==> flow/design.v <==
`timescale 1ns / 1ps
module axilite(
    input clk, reset, trigger, ARREADY, RVALID, AWREADY, WREADY, BVALID,
    input[4:0] length,
    input[31:0] source_address, destination_address, RDATA,
    output reg done, ARVALID, RREADY, AWVALID, WVALID, BREADY,
    output reg[31:0] ARADDR, AWADDR, WDATA,
    output reg[4:0] r_count, w_count);
    parameter READ_NONE=3'b000,
              READ_ADDR=3'b001,
              READ_DATA=3'b010,
              READ_STORE=3'b011,
              READ_DONE=3'b100;
    parameter WRITE_NONE=3'b000,          
              WRITE_ADDR=3'b001,
              WRITE_DATA=3'b010,
              WRITE_VALID=3'b011,
              WRITE_DONE=3'b100;
    reg [2:0] r_state, w_state;
    reg fifo_rd;
    reg aw_sent, w_sent;
    wire fifo_wr;
    wire fifo_full, fifo_empty;
    wire [31:0] fifo_data;
    wire start;
    wire [4:0] words;
    assign start = trigger && (w_state==WRITE_NONE);
    assign words = {2'b00, length[4:2]};
    assign fifo_wr = (r_state==READ_DATA) && RREADY && RVALID;
    FIFO fifom(.clk(clk), .reset(reset), .FIFO_RD(fifo_rd), .FIFO_WR(fifo_wr), .RDATA(RDATA), .FIFO_EMPTY(fifo_empty), .FIFO_FULL(fifo_full),
                .DATA_OUT(fifo_data));
    always @(posedge clk) begin
        if(reset) begin
            r_state<= READ_NONE;
            ARVALID<=0;
            RREADY<=0;
            r_count<= 0;
         end
         else begin
            case(r_state)
            READ_NONE: begin
                       if(start) begin
                        ARADDR<= source_address;
                        r_count<= words;
                        if(words!=0) begin
                         ARVALID<=1;
                         r_state<= READ_ADDR; end
                        end
                       end
            READ_ADDR: begin
                       if(ARREADY) begin
                       ARVALID<=0;
                       RREADY<=!fifo_full;
                       r_state<= READ_DATA; end
                       end 
            READ_DATA: begin
                       if(!RREADY)
                        RREADY<=!fifo_full;
                       else if(RVALID) begin
                        RREADY<=0;
                        r_count<=r_count-1;
                        r_state<= READ_STORE; end
                       end 
            READ_STORE: begin
                         r_state<=READ_DONE;
                        end
            READ_DONE: begin
                       if(r_count==0)
                        r_state<=READ_NONE;
                       else begin
                        ARADDR<=ARADDR+4; 
                        ARVALID<=1;
                        r_state<=READ_ADDR; end
                       end
            default:   r_state<=READ_NONE;
            endcase
        end
   end 
   always @(posedge clk) begin
           if(reset) begin
            w_state<= WRITE_NONE;
            AWVALID<=0;
            WVALID<=0;
            BREADY<=0;
            fifo_rd<=0;
            aw_sent<=0;
            w_sent<=0;
            done<=0;
            w_count<= 0;
           end
           else begin 
            fifo_rd<=0;
            case(w_state)
            WRITE_NONE: begin
                         if(start) begin
                          AWADDR<=destination_address;
                          w_count<=words;
                          done<=(words==0);
                          if(words!=0)
                           w_state<=WRITE_ADDR;
                          end
                         end
            WRITE_ADDR: begin
                         if(!fifo_empty) begin 
                          fifo_rd<=1; 
                          w_state<=WRITE_VALID; end
                         end
            WRITE_VALID: begin
                         if(!fifo_rd) begin
                          WDATA<=fifo_data;
                          AWVALID<=1;
                          WVALID<=1;
                          aw_sent<=0;
                          w_sent<=0;
                          w_state<=WRITE_DATA; end
                         end
            WRITE_DATA: begin
                         if(AWREADY && AWVALID) begin
                          AWVALID<=0;
                          aw_sent<=1;
                         end
                         if(WREADY && WVALID) begin
                          WVALID<=0;
                          w_sent<=1;
                         end
                         if((aw_sent || (AWREADY && AWVALID)) && (w_sent || (WREADY && WVALID))) begin
                          BREADY<=1;
                          w_state<=WRITE_DONE; end
                        end
            WRITE_DONE: begin
                         if(BVALID) begin
                          BREADY<=0;
                          w_count<=w_count-1;
                          if(w_count==1) begin
                           done<=1;
                           w_state<=WRITE_NONE; end
                          else begin
                           AWADDR<=AWADDR+4;
                           w_state<=WRITE_ADDR; end
                          end
                        end
            default:    w_state<=WRITE_NONE;
            endcase
      end
     end
endmodule
module FIFO(
    input clk, reset, FIFO_RD, FIFO_WR,
    input [31:0] RDATA,
    output FIFO_EMPTY, FIFO_FULL,
    output reg[31:0] DATA_OUT);
    reg[4:0] fifo_depth;
    reg[31:0] fifo_mem[0:15];
    reg[3:0] n,m;
    integer i;
    assign FIFO_EMPTY = (fifo_depth==0);
    assign FIFO_FULL = (fifo_depth==16);
    always @(posedge clk) begin
    if(reset) begin
                n<=0;
                m<=0;
                fifo_depth<=0;
                DATA_OUT<=0;
                for (i=0; i<16; i=i+1) begin
                fifo_mem[i]<=0; 
                end
               end
    else begin
            if(!FIFO_FULL && FIFO_WR)
                begin
                    fifo_mem[n]<=RDATA;
                    n<=(n==15)? 0:n+1;
                end
            if( !FIFO_EMPTY && FIFO_RD )
                begin
                    DATA_OUT<=fifo_mem[m];
                    m<=(m==15)? 0:m+1;
                end
            fifo_depth<=fifo_depth+(!FIFO_FULL && FIFO_WR)-(!FIFO_EMPTY && FIFO_RD);
          end
     end 
endmodule
Hand-over note for axilite

Reports on axilite
Module axilite before and after one edit of its RTL, step after step. Lines under "unedited" count in the file above, lines under "edited" in the edited file. "difference" is "edited" less "unedited", of the values as shown; "rel. change" is that difference over "unedited", in percent. Operators: Yosys type, input widths -> output width; for muxes data width and select width s. Library cell names are shortened. A cell with -- has no value.

Top: axilite. Clock input: clk. Library: sky130hd. Timing corner: tt_025C_1v80.

Edit of the RTL
Unified diff, file above to edited file. This change comes from a script, not from a designer. No optimisation was intended, and the edited design may behave differently.

```diff
@@ -5,5 +5,5 @@
     input[31:0] source_address, destination_address, RDATA,
     output reg done, ARVALID, RREADY, AWVALID, WVALID, BREADY,
-    output reg[31:0] ARADDR, AWADDR, WDATA,
+    output reg[47:0] ARADDR, AWADDR, WDATA,
     output reg[4:0] r_count, w_count);
     parameter READ_NONE=3'b000,
```

Elaborated design
Counts by Yosys on the flattened word-level netlist (proc, flatten, opt, wreduce; memories kept). Register bits leave out memories and registers merged into their read ports (data or address). Print and check cells are left out. Yosys's memory passes give these memory sizes; they may raise the number of words (mostly to a power of two), join words into wider ones and drop unused or constant bits.

Storage and ports: flip-flop bits (word level) (unedited 134, edited 166, difference +32, rel. change +23.88%); memories (unedited 1, edited 1, difference 0, rel. change 0.00%); output and inout bits (unedited 112, edited 160, difference +48, rel. change +42.86%); word-level cells (unedited 162, edited 162, difference 0, rel. change 0.00%); input bits (unedited 109, edited 109, difference 0, rel. change 0.00%); RAM bits (unedited 512, edited 512, difference 0, rel. change 0.00%).

Operators by class: reduce/logical cells (unedited 41, edited 41, difference 0, rel. change 0.00%); multiplexer cells (unedited 62, edited 62, difference 0, rel. change 0.00%); bitwise operators (unedited 3, edited 3, difference 0, rel. change 0.00%); equality and inequality tests (unedited 28, edited 28, difference 0, rel. change 0.00%); add/subtract/negate cells (unedited 8, edited 8, difference 0, rel. change 0.00%).

Operators with widths: $mux 32 (unedited 7, edited 2, difference -5, rel. change -71.43%); $mux 48 (unedited 0, edited 5, difference +5); $add 32x3->32 const B (unedited 2, edited 0, difference -2, rel. change -100.00%); $pmux 32 s2 (unedited 2, edited 0, difference -2, rel. change -100.00%); $add 48x3->48 const B (unedited 0, edited 2, difference +2); $pmux 48 s2 (unedited 0, edited 2, difference +2); $mux 1 (unedited 24, edited 24, difference 0, rel. change 0.00%); $ne 2x2->1 const B (unedited 16, edited 16, difference 0, rel. change 0.00%); $logic_and 1x1->1 (unedited 10, edited 10, difference 0, rel. change 0.00%); $mux 3 (unedited 9, edited 9, difference 0, rel. change 0.00%); $pmux 1 s2 (unedited 7, edited 7, difference 0, rel. change 0.00%); $reduce_bool 2->1 (unedited 6, edited 6, difference 0, rel. change 0.00%); $reduce_and 3->1 (unedited 5, edited 5, difference 0, rel. change 0.00%); $eq 3x2->1 const B (unedited 4, edited 4, difference 0, rel. change 0.00%); $mux 4 (unedited 4, edited 4, difference 0, rel. change 0.00%); $mux 5 (unedited 4, edited 4, difference 0, rel. change 0.00%); $logic_not 5->1 (unedited 3, edited 3, difference 0, rel. change 0.00%); $not 1->1 (unedited 3, edited 3, difference 0, rel. change 0.00%); $reduce_and 4->1 (unedited 3, edited 3, difference 0, rel. change 0.00%); $reduce_and 5->1 (unedited 3, edited 3, difference 0, rel. change 0.00%); $add 4x1->4 const B (unedited 2, edited 2, difference 0, rel. change 0.00%); $eq 3x1->1 const B (unedited 2, edited 2, difference 0, rel. change 0.00%); $eq 3x3->1 const B (unedited 2, edited 2, difference 0, rel. change 0.00%); $eq 4x4->1 const B (unedited 2, edited 2, difference 0, rel. change 0.00%); $logic_not 1->1 (unedited 2, edited 2, difference 0, rel. change 0.00%); $logic_not 3->1 (unedited 2, edited 2, difference 0, rel. change 0.00%); $logic_or 1x1->1 (unedited 2, edited 2, difference 0, rel. change 0.00%); $pmux 3 s5 (unedited 2, edited 2, difference 0, rel. change 0.00%).

Not every row of either side is listed.

Logic depth
Longest topological path by Yosys (ltp), each cell counted once; first at word level (registers and memories cut), then after technology mapping (sequential cells cut; the memories' decode and read muxes count).

Logic depth: word-level depth (unedited 6, edited 6, difference 0, rel. change 0.00%); ABC_AREA (unedited 0, edited 0); depth in mapped cells (unedited 14, edited 16, difference +2, rel. change +14.29%).

Netlist
The flow's flattened synthesis, as Yosys stat reports it; memories are mapped. The netlist is that of the ABC_AREA named above (0 if unset); the other value can give another one.

Mapped netlist: buffer cells (unedited 181, edited 205, difference +24, rel. change +13.26%); mapped cells (unedited 2373, edited 2501, difference +128, rel. change +5.39%); mapped flip-flops (unedited 682, edited 714, difference +32, rel. change +4.69%); synthesis area (um^2) (unedited 30927.2, edited 32529.9, difference +1602.7, rel. change +5.18%).

Cell types: mux2i_1 (unedited 194, edited 130, difference -64, rel. change -32.99%); a21oi_1 (unedited 53, edited 102, difference +49, rel. change +92.45%); a22oi_1 (unedited 0, edited 34, difference +34); edfxtp_1 (unedited 608, edited 640, difference +32, rel. change +5.26%); mux4_2 (unedited 32, edited 64, difference +32, rel. change +100.00%); a221oi_1 (unedited 34, edited 3, difference -31, rel. change -91.18%); nor2_1 (unedited 122, edited 152, difference +30, rel. change +24.59%); a31oi_1 (unedited 63, edited 36, difference -27, rel. change -42.86%); xnor2_1 (unedited 18, edited 45, difference +27, rel. change +150.00%); o21ai_0 (unedited 100, edited 76, difference -24, rel. change -24.00%); clkbuf_1 (unedited 148, edited 171, difference +23, rel. change +15.54%); buf_2 (unedited 24, edited 3, difference -21, rel. change -87.50%); nand2_1 (unedited 40, edited 57, difference +17, rel. change +42.50%); buf_4 (unedited 0, edited 16, difference +16); nor3_1 (unedited 17, edited 32, difference +15, rel. change +88.24%); xor2_1 (unedited 16, edited 28, difference +12, rel. change +75.00%); buf_1 (unedited 7, edited 15, difference +8, rel. change +114.29%); nand3_1 (unedited 30, edited 37, difference +7, rel. change +23.33%).

Not every row of either side is listed. The figures by module come from a second, unflattened synthesis with its own total; it is not the netlist above.

Unflattened totals: cells (unflattened synthesis) (unedited 2320, edited 2493, difference +173, rel. change +7.46%); area total of the unflattened synthesis (um^2) (unedited 31157.4, edited 32954.1, difference +1796.7, rel. change +5.77%).

Rows give one instance, submodules left out.

By module, unedited: FIFO (times used 1, cells 1714, area 24932.7 um^2); axilite (times used 1, cells 606, area 6224.7 um^2).

By module, edited: FIFO (times used 1, cells 1714, area 24932.7 um^2); axilite (times used 1, cells 779, area 8021.4 um^2).

Worst setup path after synthesis
OpenSTA on the mapped netlist: ideal clock, no wires. The path of least setup slack (recovery checks aside). Input and output delay are each 20% of the period. Register names are those of the netlist, which keeps one name where synthesis merged equal registers.

Path post-synthesis: path kind (unedited input to register, edited input to register); from (unedited input port reset, edited input port reset); to (unedited memory fifom.fifo_mem[10][0], edited register AWADDR[10]); library setup time (ns) (unedited 0.466, edited 0.519, difference +0.053); delay of the path (ns) (unedited 3.496, edited 4.347, difference +0.851, rel. change +24.34%); launch time at the first pin (ns) (unedited 0.800, edited 0.800, difference 0.000, rel. change 0.00%); external input delay (ns) (unedited 0.800, edited 0.800, difference 0.000, rel. change 0.00%); path slack (ns) (unedited -0.296, edited -1.146, difference -0.850); stages (unedited 5, edited 3, difference -2, rel. change -40.00%); data required time (ns) (unedited 3.534, edited 3.481, difference -0.053, rel. change -1.50%); period (ns) (unedited 4.0, edited 4.0, difference 0.0, rel. change 0.00%); data arrival time (ns) (unedited 3.830, edited 4.628, difference +0.798, rel. change +20.84%); path buffers (unedited 2, edited 2, difference 0, rel. change 0.00%); period reached after synthesis (ns) (unedited 4.296, edited 5.146, difference +0.850, rel. change +19.79%).

"delay of the path" = arrival - input delay + setup time. "stages" counts driving pins, that of a launching flip-flop among them; a cell with two outputs on the path counts twice. "period reached after synthesis" = period - worst setup slack (recovery checks aside). The figure is calculated, with input and output delays left at 20% of the set period. Between the ends stands the longest chain of elaborated cells between them, by number of cells; it is not shown to be the way that was timed. Of several equally long chains one is given. A line is the first line of the expression or statement that the cell stems from. Yosys adds cells for indexed reads and writes and turns some case tables into memories. unedited: Only ways into the end's enable, where the timed path ends, are counted here.

Between the ends, post-synthesis, unedited:
Path through: clkbuf_1 -> and4b_1 -> buf_2 -> nand3_1 -> o21ai_0. The entry for cells in the longest elaborated chain reads 1.

Ends and longest elaborated chain, post-synthesis, unedited: start, declared (RTL line 3) `input clk, reset, trigger, ARREADY, RVALID, AWREADY, WREADY, BVALID,`; $mux 4 (RTL line 159) `if(reset) begin`; end, declared (RTL line 153) `reg[31:0] fifo_mem[0:15];`.

Between the ends, post-synthesis, edited:
Path through: clkbuf_1 -> clkbuf_1 -> a211oi_1. The entry for cells in the longest elaborated chain reads 2.

Ends and longest elaborated chain, post-synthesis, edited: start, declared (RTL line 3) `input clk, reset, trigger, ARREADY, RVALID, AWREADY, WREADY, BVALID,`; $not 1->1; $reduce_and 5->1; end, assigned (RTL line 96) `AWADDR<=destination_address;`; end, assigned (RTL line 138) `AWADDR<=AWADDR+4;`; end, declared (RTL line 7) `output reg[47:0] ARADDR, AWADDR, WDATA,`.

Worst path after layout
Path of least setup slack in the final report of each run of pair 1 (OpenROAD, finished layout, wires in). Where an end is a register, its clock arrival counts in the times.

Path after layout: path kind (unedited register to register, edited register to register); from (unedited register fifom.fifo_depth[3], edited register ARADDR[9]); to (unedited register fifom.fifo_depth[4], edited register ARADDR[45]); path slack (ns) (unedited 0.92, edited 0.89, difference -0.03); stages (unedited 13, edited 6, difference -7, rel. change -53.85%); data required time (ns) (unedited 4.53, edited 4.46, difference -0.07, rel. change -1.55%); data arrival time (ns) (unedited 3.61, edited 3.57, difference -0.04, rel. change -1.11%); path buffers (unedited 0, edited 0, difference 0); library setup time (ns) (unedited 0.07, edited 0.16, difference +0.09); launch time at the first pin (ns) (unedited 0.60, edited 0.62, difference +0.02, rel. change +3.33%); period (ns) (unedited 4.0, edited 4.0, difference 0.0, rel. change 0.00%).

Between the ends stands the longest chain of elaborated cells between them, by number of cells; it is not shown to be the way that was timed. Of several equally long chains one is given.

Between the ends, after layout, unedited:
Path through: dfxtp_1 -> inv_1 -> ha_1 -> or4b_1 -> and2_2 -> ha_1 -> inv_1 -> ha_1 -> fa_1 -> a21oi_1 -> nor2_1 -> or3_1 -> a21oi_1. The entry for cells in the longest elaborated chain reads 5.

Ends and longest elaborated chain, after layout, unedited: start, declared (RTL line 152) `reg[4:0] fifo_depth;`; start, assigned (RTL line 162) `fifo_depth<=0;`; start, assigned (RTL line 179) `fifo_depth<=fifo_depth+(!FIFO_FULL && FIFO_WR)-(!FIFO_EMPTY && FIFO_RD);`; $eq 5x5->1 (RTL line 157) `assign FIFO_FULL = (fifo_depth==16);`; $logic_not 1->1 (RTL line 179); $logic_and 1x1->1 (RTL line 179); $add 5x1->5 (RTL line 179); $sub 5x1->5 (RTL line 179); end, assigned (RTL line 162); end, assigned (RTL line 179); end, declared (RTL line 152).

Between the ends, after layout, edited:
Path through: edfxtp_1 -> nand4_2 -> or4_1 -> or4_1 -> or4_1 -> a21oi_1. The entry for cells in the longest elaborated chain reads 3.

Ends and longest elaborated chain, after layout, edited: start, declared (RTL line 7) `output reg[47:0] ARADDR, AWADDR, WDATA,`; start, assigned (RTL line 43) `ARADDR<= source_address;`; start, assigned (RTL line 71) `ARADDR<=ARADDR+4;`; $add 48x3->48 (RTL line 71); $mux 48 (RTL line 68) `if(r_count==0)`; $pmux 48 s2 (RTL line 40) `case(r_state)`; end, assigned (RTL line 43); end, assigned (RTL line 71); end, declared (RTL line 7).

Flow runs
Both versions went through the flow (Yosys, OpenROAD) with the same settings in each pair. Constraints: input delay and output delay 20% of the set period each, output load 0.01 pF.

Flow settings, pair 1:
CORE_UTILIZATION: 40. period_ns: 4.0. For CAP_MARGIN the number is 20. The figure for CORE_MARGIN is 2. For SLEW_MARGIN the number is 20.

Results, pair 1: setup slack of the worst path (ns) (unedited 0.919, edited 0.892, difference -0.027); post-route worst hold slack (ns) (unedited 0.423, edited 0.425, difference +0.002); post-layout utilization (%) (unedited 48.5, edited 48.6, difference +0.1); period achieved (ns) (unedited 3.081, edited 3.108, difference +0.027, rel. change +0.88%); standard-cell area of the final layout (um^2) (unedited 36920.4, edited 39111.3, difference +2190.9, rel. change +5.93%); post-route setup TNS (ns) (unedited 0.000, edited 0.000, difference 0.000); synthesis area (um^2) (unedited 30927.2, edited 32529.9, difference +1602.7, rel. change +5.18%); overall power (µW) (unedited 15517, edited 16678, difference +1161, rel. change +7.48%); die size (um^2) (unedited 79557.8, edited 83622.2, difference +4064.4, rel. change +5.11%).

Flow settings, pair 2:
The figure for CELL_PAD_IN_SITES_DETAIL_PLACEMENT is 0. The figure for CORE_ASPECT_RATIO is 0.63. CORE_UTILIZATION: 26. The figure for CTS_CLUSTER_DIAMETER is 355. Under PLACE_DENSITY_LB_ADDON stands 0.28. SETUP_SLACK_MARGIN: 0.47. period_ns: 3.08. For CAP_MARGIN the number is 20. The figure for CORE_MARGIN is 2. For SLEW_MARGIN the number is 20.

Results, pair 2: setup slack of the worst path (ns) (unedited 0.407, edited 0.543, difference +0.136); post-route worst hold slack (ns) (unedited 0.399, edited 0.402, difference +0.003); post-layout utilization (%) (unedited 32.5, edited 32.9, difference +0.4); period achieved (ns) (unedited 2.673, edited 2.537, difference -0.136, rel. change -5.09%); standard-cell area of the final layout (um^2) (unedited 38331.8, edited 40591.4, difference +2259.6, rel. change +5.89%); post-route setup TNS (ns) (unedited 0.000, edited 0.000, difference 0.000); synthesis area (um^2) (unedited 30927.2, edited 32529.9, difference +1602.7, rel. change +5.18%); overall power (µW) (unedited 20747, edited 21766, difference +1019, rel. change +4.91%); die size (um^2) (unedited 121800.0, edited 128037.0, difference +6237.0, rel. change +5.12%).

"period achieved" means the clock period less the worst setup slack. The figure is calculated, with input and output delays left at 20% of the set period. By "overall power" is meant OpenSTA's value without simulated activity: inputs other than the clock are taken to toggle once in ten clock periods, and the tool carries that through the logic.

End of note.
